==> flow/design.v <==
module ALU(Ain,Bin,ALUop,out,Z);
input [15:0] Ain, Bin;
input [1:0] ALUop;
output [15:0] out;
output Z;
assign out = (ALUop == 2'b00) ? (Ain + Bin) : (ALUop == 2'b01) ? (Ain - Bin) : (ALUop == 2'b10) ? (Ain & Bin) : (~Bin) ;
assign Z =  (out == 16'b0000000000000000) ?  1'b1 : 1'b0;
endmodule
module regfile(data_in,writenum,write,readnum,clk,data_out);
input [15:0] data_in;
input [2:0] writenum, readnum;
input write, clk;
output [15:0] data_out;
reg [15:0] R[7:0];  
reg [15:0] data_out;
always_ff @ (posedge clk)
begin 
if (write)  
    R[writenum] <= data_in;   
end  
assign data_out = R[readnum];  
endmodule
module shifter(in,shift,sout);
input [15:0] in;
input [1:0] shift;
output [15:0] sout;
reg [15:0] sout;
always_comb 
begin 
    if (shift == 2'b00)
        sout = in;
    else if (shift == 2'b01)
        sout = in << 1;
    else if (shift == 2'b10)
        sout = in >> 1;
    else if (shift == 2'b11)
    begin
      sout = in >> 1;
      sout[15] = in[15];
    end 
    else 
    sout = 16'bxxxxxxxxxxxxxxxx;
end 
endmodule
module datapath (clk, writenum, readnum, write, datapath_in, vsel, loada, loadb, loadc, shift, asel, bsel, ALUop, loads, Z_out, datapath_out);
input write, clk, loada, loadb, loadc, asel, bsel, loads, vsel;
input [1:0] ALUop, shift;
input [2:0] writenum, readnum;
input [15:0] datapath_in;
output Z_out;
output [15:0] datapath_out;
wire [15:0] data_in;
reg[15:0] aloaded, in;
wire [15:0] Bin, Ain;
reg Z_out;
reg [15:0] datapath_out;
wire [15:0] data_out, sout, out;
wire Z;
assign data_in = vsel ? datapath_in : datapath_out;  
regfile REGFILE(data_in, writenum, write, readnum, clk, data_out);  
always_ff @(posedge clk)  
begin
if (loada == 1) 
begin
 aloaded <= data_out ;
end
end 
always_ff @(posedge clk)  
begin
if (loadb == 1) 
begin
 in <= data_out ;
end
end 
shifter SHIFTER(in,shift,sout);
assign Bin = bsel ? ({11'b0, datapath_in[4:0]}) : sout ;  
assign Ain = asel ? (16'b0000000000000000) : aloaded ;
ALU alu(Ain,Bin,ALUop,out,Z);  
always_ff @(posedge clk)  
begin
if (loads == 1) 
begin
 Z_out <= Z ;
end
end 
always_ff @(posedge clk)  
begin
if (loadc == 1) 
begin
 datapath_out <= out ;
end
end 
endmodule 
# Tool chain data of datapath
# The steps from the RTL of datapath to its reports follow in flow order.
# Line numbers count from 1 in the design file above.
# Library cell names are shortened.
# The mark - stands for no value.
[setup]
top_module = "datapath"
clock_port = "clk"
library = "sky130hd"
lib_corner = "tt_025C_1v80"

# Elaborated design
# Yosys after proc, flatten, opt, wreduce and memory -nomap, before mapping. Enables and synchronous resets that opt folds into registers are not counted as muxes. Memory bits, and registers merged into a memory's read port (data or address), are not among the register bits. Print and check cells are not counted. Equal cells are merged and count once.
# Yosys's memory passes give these memory sizes; they may raise the number of words (mostly to a power of two), join words into wider ones and drop unused or constant bits.
[word_totals]
reg_bits = 49
latchBits = 0
ramBits = 128
romBits = 0
clocked_rd_ports_x_width = 0
n_memories = 1
input_bits = 35
output_inout_bits = 17
elab_cells = 32
[classes]
addsub = 2
mul = 0
div_mod_pow = 0
compare = 0
eq_ne = 5
n_shift = 0
n_mux = 15
logic = 2
reduce_and_logical = 3
[memory_table]
columns = ["name", "size", "word_bits", "rd", "wr", "line_no", "rtl"]
rows = [
  ["REGFILE.R", 8, 16, 1, 1, 14, "reg [15:0] R[7:0];"],
]
[ops]
columns = ["operator", "count"]
rows = [
  ["16-bit two-way mux", 10],
  ["16-bit adder", 1],
  ["16-bit subtractor", 1],
  ["16-bit bitwise AND", 1],
  ["16-bit NOT", 1],
  ["16-bit logical NOT", 1],
  ["15-bit two-way mux", 1],
  ["2-bit equality test with constant B", 3],
  ["2-bit by 1-bit equality test with 1-bit output with constant B", 2],
  ["2-bit logical NOT", 2],
  ["3-bit two-way mux", 1],
  ["1-bit two-way mux", 3],
]

# Longest topological paths
# Depth = most cells in a row (Yosys ltp): at word level without a register or memory, in the mapped netlist without a sequential cell, where the memories' decode and read muxes count.
[logic_depth]
depth_word = 12
ABC_AREA = 0
depth_mapped = 18
mapped_depth_nobuf = 15

# Synthesis result
# The flow's flattened synthesis, as Yosys stat reports it; memories are mapped. The netlist is that of the ABC_AREA named above (0 if unset); the other value can give another one.
[by_type]
columns = ["cell", "count", "type_area_um2"]
rows = [
  ["edfxtp_1", 177, 5.32E+03],
  ["mux4_2", 35, 788.256],
  ["mux2_2", 37, 416.65],
  ["ha_1", 29, 362.848],
  ["mux2i_1", 19, 190.182],
  ["nor2_1", 50, 187.68],
  ["a21oi_1", 30, 150.144],
  ["nor2b_1", 21, 131.376],
  ["nand2_1", 33, 123.869],
  ["o21ai_0", 23, 115.11],
  ["inv_1", 27, 101.347],
  ["clkbuf_1", 21, 78.826],
  ["nand3_1", 15, 75.072],
  ["nor3_1", 14, 70.067],
  ["xnor2_1", 8, 70.067],
  ["nand2b_1", 10, 62.56],
  ["o211ai_1", 7, 52.55],
  ["a21o_1", 6, 45.043],
]
# Not listed: further types 50, cells in them 102.
[synth_totals]
mapped_cells = 664
mapped_area_um2 = 9191.3
seq_area_um2 = 5315.1
ff_cells = 177
buf_cells = 34
# The figures by module come from a second, unflattened synthesis with its own total; it is not the netlist above.
[unflattened]
hier_cells = 688
area_unflattened_um2 = 9544.2
# Each row is one instance without its submodules.
[by_module]
columns = ["module", "n_inst", "cells", "area_um2", "seq_area_um2"]
rows = [
  ["regfile", 1, 198, 4973.5, 3843.7],
  ["ALU", 1, 336, 2255.9, 0.0],
  ["datapath", 1, 102, 1974.4, 1471.4],
  ["shifter", 1, 52, 340.3, 0.0],
]

# Timing after synthesis
# Path of least setup slack by OpenSTA after synthesis, without wires, with an ideal clock, recovery checks aside; 20% of the period is set as input and as output delay. Where synthesis merged equal registers, the netlist keeps one of their names.
[synth_timing]
path_type = "input -> register"
start = "input port shift[0]"
end = "register Z_out"
clock_period_ps = 5500
input_delay_ps = 1100
setup_ps = 170
t_first_pin_ps = 1100
t_arrival_ps = 5107
required_time_ps = 5330
slack_ps = 223
path_delay_ps = 4177
driving_pins = 16
path_buffers = 1
synth_period_reached_ps = 5277
# "path_delay_ps" is the arrival time less input delay plus setup time.
# "driving_pins" counts driving pins, that of a launching flip-flop among them; a cell with two outputs on the path counts twice.
# "synth_period_reached_ps" = period - worst setup slack (recovery checks aside). The figure is calculated, with input and output delays left at 20% of the set period.
# Between the ends stands the longest chain of elaborated cells between them, by number of cells; it is not shown to be the way that was timed. Of several equally long chains one is given.
# A line is the first line of the expression or statement that the cell stems from. Yosys adds cells for indexed reads and writes and turns some case tables into memories.
[synth_via]
path_cell_list = "buf_6 > or3b_4 > a2bb2oi_2 > ha_1 > inv_1 > fa_1 > a21o_1 > a311oi_1 > o22ai_2 > o41ai_2 > o31ai_1 > mux2_4 > a211o_1 > or4_1 > or4_1 > nor4_2"
elab_chain_len = 12
cells_between = 19
cone_lines = 7
cone_classes = "2 x add/sub; 3 x eq/ne; 10 x mux; 2 x logic; 2 x reduce/logical"
[synth_lines]
columns = ["item", "line_no", "rtl"]
rows = [
  ["start: declaration", 47, "input [1:0] ALUop, shift;"],
  ["2-bit equality test", 36, "else if (shift == 2'b11)"],
  ["15-bit two-way mux", 36, ""],
  ["16-bit two-way mux", 34, "else if (shift == 2'b10)"],
  ["16-bit two-way mux", 32, "else if (shift == 2'b01)"],
  ["16-bit two-way mux", 30, "if (shift == 2'b00)"],
  ["16-bit two-way mux", 76, "assign Bin = bsel ? ({11'b0, datapath_in[4:0]}) : sout ;"],
  ["16-bit NOT", 6, "assign out = (ALUop == 2'b00) ? (Ain + Bin) : (ALUop == 2'b01) ? (Ain - Bin) : (ALUop == 2'b10) ? (Ain & Bin) ..."],
  ["16-bit two-way mux (3 in a row)", 6, ""],
  ["16-bit logical NOT", 7, "assign Z =  (out == 16'b0000000000000000) ?  1'b1 : 1'b0;"],
  ["1-bit two-way mux", 7, ""],
  ["end: assignment", 83, "Z_out <= Z ;"],
  ["end: declaration", 50, "output Z_out;"],
]
# Nets of the timed path that keep an RTL name, with a line that drives or declares them; the list need not be complete.
[synth_named_nets]
columns = ["net", "line_no"]
rows = [
  ["alu.out[12]", 6],
]

# Worst path after layout
# From the final timing report of record 1: the path of least setup slack in the routed layout; clock arrival at registers is part of the times.
# The report prints the path's times to 10 ps; the period is as set.
[layout_timing]
path_type = "input -> register"
start = "input port shift[0]"
end = "register Z_out"
clock_period_ps = 4350
input_delay_ps = 870
setup_ps = 170
t_first_pin_ps = 870
t_arrival_ps = 5160
required_time_ps = 4600
slack_ps = -560
driving_pins = 17
path_buffers = 2
# Between the ends stands the longest chain of elaborated cells between them, by number of cells; it is not shown to be the way that was timed. Of several equally long chains one is given.
[layout_via]
path_cell_list = "buf_6 > or3b_4 > a2bb2oi_4 > ha_1 > inv_1 > fa_2 > a21o_1 > a311oi_2 > o22ai_2 > buf_4 > o41ai_4 > o31ai_4 > mux2_4 > a211o_4 > or4_4 > or4_4 > nor4_4"
elab_chain_len = 12
cells_between = 19
cone_lines = 7
cone_classes = "2 x add/sub; 3 x eq/ne; 10 x mux; 2 x logic; 2 x reduce/logical"
[layout_lines]
columns = ["item", "line_no", "rtl"]
rows = [
  ["start: declaration", 47, "input [1:0] ALUop, shift;"],
  ["2-bit equality test", 36, "else if (shift == 2'b11)"],
  ["15-bit two-way mux", 36, ""],
  ["16-bit two-way mux", 34, "else if (shift == 2'b10)"],
  ["16-bit two-way mux", 32, "else if (shift == 2'b01)"],
  ["16-bit two-way mux", 30, "if (shift == 2'b00)"],
  ["16-bit two-way mux", 76, "assign Bin = bsel ? ({11'b0, datapath_in[4:0]}) : sout ;"],
  ["16-bit NOT", 6, "assign out = (ALUop == 2'b00) ? (Ain + Bin) : (ALUop == 2'b01) ? (Ain - Bin) : (ALUop == 2'b10) ? (Ain & Bin) ..."],
  ["16-bit two-way mux (3 in a row)", 6, ""],
  ["16-bit logical NOT", 7, "assign Z =  (out == 16'b0000000000000000) ?  1'b1 : 1'b0;"],
  ["1-bit two-way mux", 7, ""],
  ["end: assignment", 83, "Z_out <= Z ;"],
  ["end: declaration", 50, "output Z_out;"],
]
# Nets of the timed path that keep an RTL name, with a line that drives or declares them; the list need not be complete.
[layout_named_nets]
columns = ["net", "line_no"]
rows = [
  ["alu.out[12]", 6],
]

# Measured data: module datapath, platform sky130hd, 5 stored runs of the flow under differing settings, order arbitrary. Input and output delays are each 20% of the period that was set; the output load is 0.01 pF.
# "achieved_clock_period_ps": clock period set for the run, less the worst setup slack. It is reckoned from that one timing run; input and output delays stay at 20% of the period that was set.
# "worst_path_allowed_less_slack_ps" means the part of the period allowed to the worst setup path (the constraints hold back 20% at inputs and 20% at outputs) less its slack; where the path has registers, the arrival times of their clocks count too.
# "total_power_uw": no workload was simulated; the value follows from the tool's default switching activity.
# "worst_path_allowed_less_slack_ps" is given in steps of 10 ps.

[[run]]
name = "record 1"
[run.settings]
ABC_AREA = 0
CAP_MARGIN = 30
CELL_PAD_IN_SITES_GLOBAL_PLACEMENT = 1
CORE_ASPECT_RATIO = 0.5
CORE_UTILIZATION = 40
CTS_CLUSTER_DIAMETER = 325
CTS_CLUSTER_SIZE = 16
GPL_ROUTABILITY_DRIVEN = 0
GPL_TIMING_DRIVEN = 0
MAX_ROUTING_LAYER = "met4"
MIN_ROUTING_LAYER = "met1"
TNS_END_PERCENT = 5
period_ns = 4.35
CORE_MARGIN = 2
SLEW_MARGIN = 20
[run.results]
yosys.chip_area_um2 = 9191.3
final_die_area_um2 = 24280.0
final_stdcell_area_um2 = 11069.4
setup_worst_slack_ps = -558
final_hold_ws_ps = 705
total_power_uw = 4262
achieved_clock_period_ps = 4908
worst_path_allowed_less_slack_ps = 4040
worst_setup_path_type = "input -> register"

[[run]]
name = "record 2"
[run.settings]
ABC_AREA = 0
CAP_MARGIN = 30
CELL_PAD_IN_SITES_GLOBAL_PLACEMENT = 1
CORE_ASPECT_RATIO = 0.5
CORE_UTILIZATION = 40
CTS_CLUSTER_SIZE = 16
GPL_ROUTABILITY_DRIVEN = 0
GPL_TIMING_DRIVEN = 0
MAX_ROUTING_LAYER = "met4"
MIN_ROUTING_LAYER = "met1"
TNS_END_PERCENT = 5
period_ns = 5.09
CORE_MARGIN = 2
SLEW_MARGIN = 20
[run.results]
yosys.chip_area_um2 = 9191.3
final_die_area_um2 = 24280.0
final_stdcell_area_um2 = 11061.9
setup_worst_slack_ps = 51
final_hold_ws_ps = 719
total_power_uw = 3629
achieved_clock_period_ps = 5039
worst_path_allowed_less_slack_ps = 4020
worst_setup_path_type = "input -> register"

[[run]]
name = "record 3"
[run.settings]
ABC_AREA = 1
CELL_PAD_IN_SITES_GLOBAL_PLACEMENT = 2
CORE_ASPECT_RATIO = 1.43
GPL_TIMING_DRIVEN = 0
MAX_ROUTING_LAYER = "met4"
PLACE_DENSITY_LB_ADDON = 0.12
SLEW_MARGIN = 30
period_ns = 7.47
CAP_MARGIN = 20
CORE_MARGIN = 2
CORE_UTILIZATION = 40
[run.results]
yosys.chip_area_um2 = 9361.5
final_die_area_um2 = 24663.0
final_stdcell_area_um2 = 10827.9
setup_worst_slack_ps = 2582
final_hold_ws_ps = 715
total_power_uw = 2394
achieved_clock_period_ps = 4888
worst_path_allowed_less_slack_ps = 3390
worst_setup_path_type = "input -> register"

[[run]]
name = "record 4"
[run.settings]
ABC_AREA = 0
CELL_PAD_IN_SITES_DETAIL_PLACEMENT = 0
CORE_ASPECT_RATIO = 1.64
CORE_MARGIN = 9
CORE_UTILIZATION = 57
CTS_CLUSTER_SIZE = 50
MAX_ROUTING_LAYER = "met4"
PLACE_DENSITY = 0.46
SLEW_MARGIN = 25
TNS_END_PERCENT = 85
period_ns = 4.33
CAP_MARGIN = 20
[run.results]
yosys.chip_area_um2 = 9191.3
final_die_area_um2 = 21161.4
final_stdcell_area_um2 = 11860.1
setup_worst_slack_ps = -414
final_hold_ws_ps = 696
total_power_uw = 4529
achieved_clock_period_ps = 4744
worst_path_allowed_less_slack_ps = 3880
worst_setup_path_type = "input -> register"

[[run]]
name = "record 5"
[run.settings]
ABC_AREA = 0
CELL_PAD_IN_SITES_GLOBAL_PLACEMENT = 1
CORE_ASPECT_RATIO = 0.5
CORE_UTILIZATION = 40
CTS_CLUSTER_SIZE = 16
GPL_ROUTABILITY_DRIVEN = 0
MAX_ROUTING_LAYER = "met4"
MIN_ROUTING_LAYER = "met1"
period_ns = 5.09
CAP_MARGIN = 20
CORE_MARGIN = 2
SLEW_MARGIN = 20
[run.results]
yosys.chip_area_um2 = 9191.3
final_die_area_um2 = 24280.0
final_stdcell_area_um2 = 11561.1
setup_worst_slack_ps = 210
final_hold_ws_ps = 719
total_power_uw = 3822
achieved_clock_period_ps = 4880
worst_path_allowed_less_slack_ps = 3860
worst_setup_path_type = "input -> register"
